==> flow/design.v <==
module axi_lite_slave (
    input  logic        aclk,
    input  logic        aresetn,
    input  logic        awvalid,
    output logic        awready,
    input  logic [31:0] awaddr,
    input  logic        wvalid,
    output logic        wready,
    input  logic [31:0] wdata,
    input  logic [3:0]  wstrb,
    output logic        bvalid,
    input  logic        bready,
    output logic [1:0]  bresp,
    input  logic        arvalid,
    output logic        arready,
    input  logic [31:0] araddr,
    output logic        rvalid,
    input  logic        rready,
    output logic [31:0] rdata,
    output logic [1:0]  rresp
);
logic [31:0] registers [16];
wire [31:0] debug_reg0 = registers[0];
wire [31:0] debug_reg1 = registers[1];
wire [31:0] debug_reg2 = registers[2];
wire [31:0] debug_reg3 = registers[3];
wire [31:0] debug_reg4 = registers[4];
wire [31:0] debug_reg5 = registers[5];
typedef enum logic [1:0] {
    W_IDLE, W_WAIT_DATA, W_RESP
} write_state_t;
write_state_t write_state;
logic [31:0] write_addr_reg;
logic [1:0] bresp_reg;
logic [1:0] rresp_reg;
logic [31:0] rdata_reg;
always_ff @(posedge aclk or negedge aresetn) begin
    if (!aresetn) begin
        write_state <= W_IDLE;
        awready <= 1'b1;        
        wready <= 1'b0;
        bvalid <= 1'b0;
        write_addr_reg <= 32'h0;
        bresp_reg <= 2'b00;     
        for (int i = 0; i < 16; i++) registers[i] <= 32'h0;
    end else begin
        case (write_state)
            W_IDLE: begin
                awready <= 1'b1;
                if (awvalid && awready) begin
                    write_addr_reg <= awaddr;
                    write_state <= W_WAIT_DATA;
                    awready <= 1'b0;
                    wready <= 1'b1;
                    bresp_reg <= (awaddr[5:2] < 16) ? 2'b00 : 2'b10;
                end
            end
            W_WAIT_DATA: begin
                if (wvalid && wready) begin
                    if (write_addr_reg[5:2] < 16) begin
                        for (int i = 0; i < 4; i++) begin
                            if (wstrb[i])
                                registers[write_addr_reg[5:2]][i*8 +: 8] <= wdata[i*8 +: 8];
                        end
                    end
                    write_state <= W_RESP;
                    wready <= 1'b0;
                    bvalid <= 1'b1;
                end
            end 
            W_RESP: begin
                if (bvalid && bready) begin
                    bvalid <= 1'b0;
                    write_state <= W_IDLE;
                end
            end
        endcase
    end
end
always_ff @(posedge aclk or negedge aresetn) begin
    if (!aresetn) begin
        arready <= 1'b1;
        rvalid <= 1'b0;
        rresp_reg <= 2'b00;      
        rdata_reg <= 32'h0;     
    end else begin
        if (arvalid && arready) begin
            rdata_reg <= (araddr[5:2] < 16) ? registers[araddr[5:2]] : 32'hDEADBEEF;
            rresp_reg <= (araddr[5:2] < 16) ? 2'b00 : 2'b10;
            arready <= 1'b0;
            rvalid <= 1'b1;
        end else if (rvalid && rready) begin
            rvalid <= 1'b0;
            arready <= 1'b1;
        end
    end
end
assign bresp = bresp_reg;
assign rresp = rresp_reg;
assign rdata = rdata_reg;
endmodule
=== Tool chain data of axi_lite_slave ===
Tool output for the design above, in the order of the flow.
Lines are those of the file above, counted from 1.
Operators: Yosys type, input widths -> output width; for muxes data width and select width s.
Cell names lack the library's common part.
A cell with - has no value.

* Top module: axi_lite_slave
* Clock: aclk
* Cell library: sky130hd
* Timing corner: tt_025C_1v80

=== Elaborated design ===
Counts by Yosys on the flattened word-level netlist (proc, flatten, opt, wreduce). Print and check cells are left out. Cells with the same type and inputs are merged into one.

* Register bits: 561
* Output and inout bits: 41
* Memory bits (read-only): 0
* Bits of input ports: 107
* Bits in latches: 0
* Bits in writable memories: 0
* Memories kept: 0
* Clocked read ports x word width: 0

* Order comparisons: 3
* $add $sub $neg: 0
* Shift-type cells: 0
* Reductions and logical operators: 80
* Multiply operators: 0
* Bitwise operators: 0
* Multiplexer cells: 19
* Equality and inequality tests: 35
* Divide/modulo/power cells: 0

{| class="wikitable"
|+ Operators by type and width
! kind !! number
|-
| $pmux 32 s16 || 1
|-
| $reduce_and 5->1 || 64
|-
| $eq 4x4->1 const B || 16
|-
| $eq 4x3->1 const B || 8
|-
| $mux 32 || 1
|-
| $eq 4x2->1 const B || 4
|-
| $lt 4x5->1 const B || 3
|-
| $mux 2 || 5
|-
| $mux 1 || 9
|-
| $eq 4x1->1 const B || 2
|-
| $logic_not 4->1 || 2
|-
| $ne 2x2->1 const B || 3
|-
| $reduce_bool 2->1 || 3
|-
| $reduce_and 3->1 || 2
|-
| $pmux 2 s3 || 1
|-
| $logic_and 1x1->1 || 5
|-
| $reduce_and 4->1 || 1
|-
| $pmux 1 s2 || 2
|-
| $reduce_bool 3->1 || 1
|-
| $eq 2x1->1 const B || 1
|-
| $eq 2x2->1 const B || 1
|-
| $logic_not 2->1 || 1
|-
| $reduce_and 2->1 || 1
|}

=== Longest topological paths ===
Yosys ltp: most cells in a row. Word level: on the elaborated netlist, between registers, memories and ports. Mapped: between sequential cells and ports; inverters and the memories' decode and read muxes count.

* Depth after elaboration: 3
* ABC_AREA: 1
* Mapped depth: 10
* Depth with buffers taken out: 9

=== Netlist ===
The flow's flattened synthesis, as Yosys stat reports it; memories are mapped. The netlist is that of the ABC_AREA named above (0 if unset); the other value can give another one.

{| class="wikitable"
|+ Cell types
! type !! number !! area in all (µm²)
|-
| dfrtp_1 || 553 || 1.38E+04
|-
| nand2_1 || 1180 || 4.43E+03
|-
| o21ai_0 || 555 || 2.78E+03
|-
| nand3_1 || 294 || 1.47E+03
|-
| nor2_1 || 153 || 574.301
|-
| buf_2 || 93 || 465.446
|-
| clkbuf_1 || 86 || 322.81
|-
| inv_1 || 79 || 296.534
|-
| o21ai_1 || 32 || 160.154
|-
| buf_4 || 13 || 97.594
|-
| dfstp_2 || 3 || 78.826
|-
| nor2_4 || 5 || 56.304
|-
| nor2_2 || 4 || 25.024
|-
| inv_2 || 3 || 11.261
|-
| nand2_4 || 1 || 11.261
|-
| buf_1 || 2 || 7.507
|-
| o211ai_1 || 1 || 7.507
|-
| nand2_2 || 1 || 6.256
|}

Other cell types: 2; their cells: 2.

* Cell count: 3060
* Cell area after synthesis: 24646.1 µm²
* Buffers: 194
* Flip-flops: 556
* Area of sequential cells: 13917.1 µm²

=== Worst setup path after synthesis ===
Source: OpenSTA report_checks on the synthesized netlist (no wires, ideal clock, input and output delay 20% of the period each), path of least setup slack; recovery checks are left aside. Register names are those of the netlist, which keeps one name where synthesis merged equal registers.

* Path kind: input port to flip-flop
* Start: input port araddr[3]
* End: register rdata_reg[19]
* Stages on the path: 9
* Setup slack: 1.400 ns
* Setup time: 0.066 ns
* Buffers on the path: 2
* External input delay: 0.600 ns
* Period: 3.0 ns
* Delay of the path: 1.001 ns
* Arrival: 1.535 ns
* Synthesis period reached: 1.6 ns

"delay of the path" is the arrival time less input delay plus setup time.
"stages on the path" counts driving pins, that of a launching flip-flop among them; a cell with two outputs on the path counts twice.
"synthesis period reached" = period - worst setup slack (recovery checks aside). The figure is calculated, with input and output delays left at 20% of the set period.
Between the ends stands the longest chain of elaborated cells between them, by number of cells; it is not shown to be the way that was timed. Of several equally long chains one is given.
Each line given opens the expression or statement behind the cell; cells for indexed reads and writes are added by Yosys, which also makes memories of some case tables.

* Cell sequence: nor2_2 buf_2 buf_2 nand3_1 nand2_1 nor2_1 nand2_1 o21ai_1 nand2_1
* Cells in the longest elaborated chain: 3
* Elaborated cells between the ends (all ways): 19

{| class="wikitable"
|+ RTL lines, path after synthesis
! item !! line !! source
|-
| start: declaration || 16 || <nowiki>input  logic [31:0] araddr,</nowiki>
|-
| $eq 4x4->1 || 88 || <nowiki>rdata_reg <= (araddr[5:2] < 16) ? registers[araddr[5:2]] : 32'hDEADBEEF;</nowiki>
|-
| $pmux 32 s16 || 88 ||
|-
| $mux 32 || 88 ||
|-
| end: assignment || 85 || <nowiki>rdata_reg <= 32'h0;</nowiki>
|-
| end: assignment || 88 ||
|-
| end: declaration || 36 || <nowiki>logic [31:0] rdata_reg;</nowiki>
|}

=== Path in the finished layout ===
Path of least setup slack in the final report of flow run A (OpenROAD, finished layout, wires in). Where an end is a register, its clock arrival counts in the times.

* Path kind: input port to flip-flop
* Start: input port araddr[2]
* End: register rdata_reg[19]
* Period: 2.41 ns
* Buffers on the path: 2
* Setup time: 0.06 ns
* Setup slack: 0.00 ns
* Stages on the path: 10
* External input delay: 0.48 ns
* Arrival: 2.97 ns

Between the ends stands the longest chain of elaborated cells between them, by number of cells; it is not shown to be the way that was timed. Of several equally long chains one is given.

* Cell sequence: clkdlybuf4s50_1 nand2_1 nor2_4 buf_2 nand2_1 nand2_1 nor2_1 nand2_1 o21ai_1 nand2_1
* Cells in the longest elaborated chain: 3
* Elaborated cells between the ends (all ways): 19

{| class="wikitable"
|+ RTL lines, path post-layout
! item !! line !! source
|-
| start: declaration || 16 || <nowiki>input  logic [31:0] araddr,</nowiki>
|-
| $eq 4x4->1 || 88 || <nowiki>rdata_reg <= (araddr[5:2] < 16) ? registers[araddr[5:2]] : 32'hDEADBEEF;</nowiki>
|-
| $pmux 32 s16 || 88 ||
|-
| $mux 32 || 88 ||
|-
| end: assignment || 85 || <nowiki>rdata_reg <= 32'h0;</nowiki>
|-
| end: assignment || 88 ||
|-
| end: declaration || 36 || <nowiki>logic [31:0] rdata_reg;</nowiki>
|}

Subject: axi_lite_slave on sky130hd, stored results

Hello all,

Top module axi_lite_slave; platform sky130hd; tools Yosys and OpenROAD; 2 stored runs in no particular order. Input and output delays are each 20% of the period that was set; the output load is 0.01 pF.
By "achieved clock period" is meant the clock period of the run minus its worst setup slack. This is arithmetic on one report: input and output delays are still those of the set period (20% each).
"worst setup path time" = time allowed to the worst setup path (clock period - input delay - output delay, where it has them) - its slack; a late launch clock adds to it, a late capture clock takes from it.
"power" is the tool's figure for a default switching activity; nothing was simulated.

Flow run A
==> flow/run.sh <==
#!/bin/bash
# the make line also repeats the synthesis and layout settings of config.mk as NAME=value (left out here)
make -C /OpenROAD-flow-scripts/flow DESIGN_CONFIG=/design/flow/config.mk WORK_HOME=/design/flow/orfs CLKGATE_MAP_FILE= finish
==> flow/config.mk <==
export PLATFORM = sky130hd
export DESIGN_NAME = axi_lite_slave
export DESIGN_NICKNAME = axi_lite_slave
export VERILOG_FILES = /design/flow/design.v
export SDC_FILE = /design/flow/constraint.sdc
export NUM_CORES = 4
export LEC_CHECK = 0
export ABC_AREA = 1
export CAP_MARGIN = 30
export CELL_PAD_IN_SITES_GLOBAL_PLACEMENT = 0
export CORE_ASPECT_RATIO = 1.07
export CORE_MARGIN = 2
export CORE_UTILIZATION = 20
export CTS_CLUSTER_DIAMETER = 148
export GPL_TIMING_DRIVEN = 0
export PLACE_DENSITY_LB_ADDON = 0.03
export SLEW_MARGIN = 20
==> flow/constraint.sdc <==
create_clock -name core_clock -period 2.41 [get_ports {aclk}]
set_input_delay 0.4820 -clock core_clock [delete_from_list [all_inputs] [get_ports {aclk}]]
set_output_delay 0.4820 -clock core_clock [all_outputs]
set_load 0.01 [all_outputs]

==> results of flow run A <==
chip area after synthesis (Yosys): 24646.1 µm²
die area: 126056.0 µm²
standard-cell area of the final layout: 30399.2 µm²
utilization: 24.8 %
worst setup slack after layout: 0.004 ns
total negative slack: 0.000 ns
power: 25918 uW
achieved clock period: 2.406 ns
worst setup path time: 1.92 ns
worst setup path kind: input port to flip-flop

Flow run B
==> flow/run.sh <==
#!/bin/bash
# the make line also repeats the synthesis and layout settings of config.mk as NAME=value (left out here)
make -C /OpenROAD-flow-scripts/flow DESIGN_CONFIG=/design/flow/config.mk WORK_HOME=/design/flow/orfs CLKGATE_MAP_FILE= finish
==> flow/config.mk <==
export PLATFORM = sky130hd
export DESIGN_NAME = axi_lite_slave
export DESIGN_NICKNAME = axi_lite_slave
export VERILOG_FILES = /design/flow/design.v
export SDC_FILE = /design/flow/constraint.sdc
export NUM_CORES = 4
export LEC_CHECK = 0
export ABC_AREA = 1
export CAP_MARGIN = 20
export CELL_PAD_IN_SITES_DETAIL_PLACEMENT = 2
export CELL_PAD_IN_SITES_GLOBAL_PLACEMENT = 3
export CORE_MARGIN = 2
export CORE_UTILIZATION = 50
export GPL_TIMING_DRIVEN = 0
export HOLD_SLACK_MARGIN = 0.14
export PLACE_DENSITY = 0.6
export SLEW_MARGIN = 20
==> flow/constraint.sdc <==
create_clock -name core_clock -period 1.42 [get_ports {aclk}]
set_input_delay 0.2840 -clock core_clock [delete_from_list [all_inputs] [get_ports {aclk}]]
set_output_delay 0.2840 -clock core_clock [all_outputs]
set_load 0.01 [all_outputs]

==> results of flow run B <==
did not finish, placement stopped with GPL-0301

Thanks
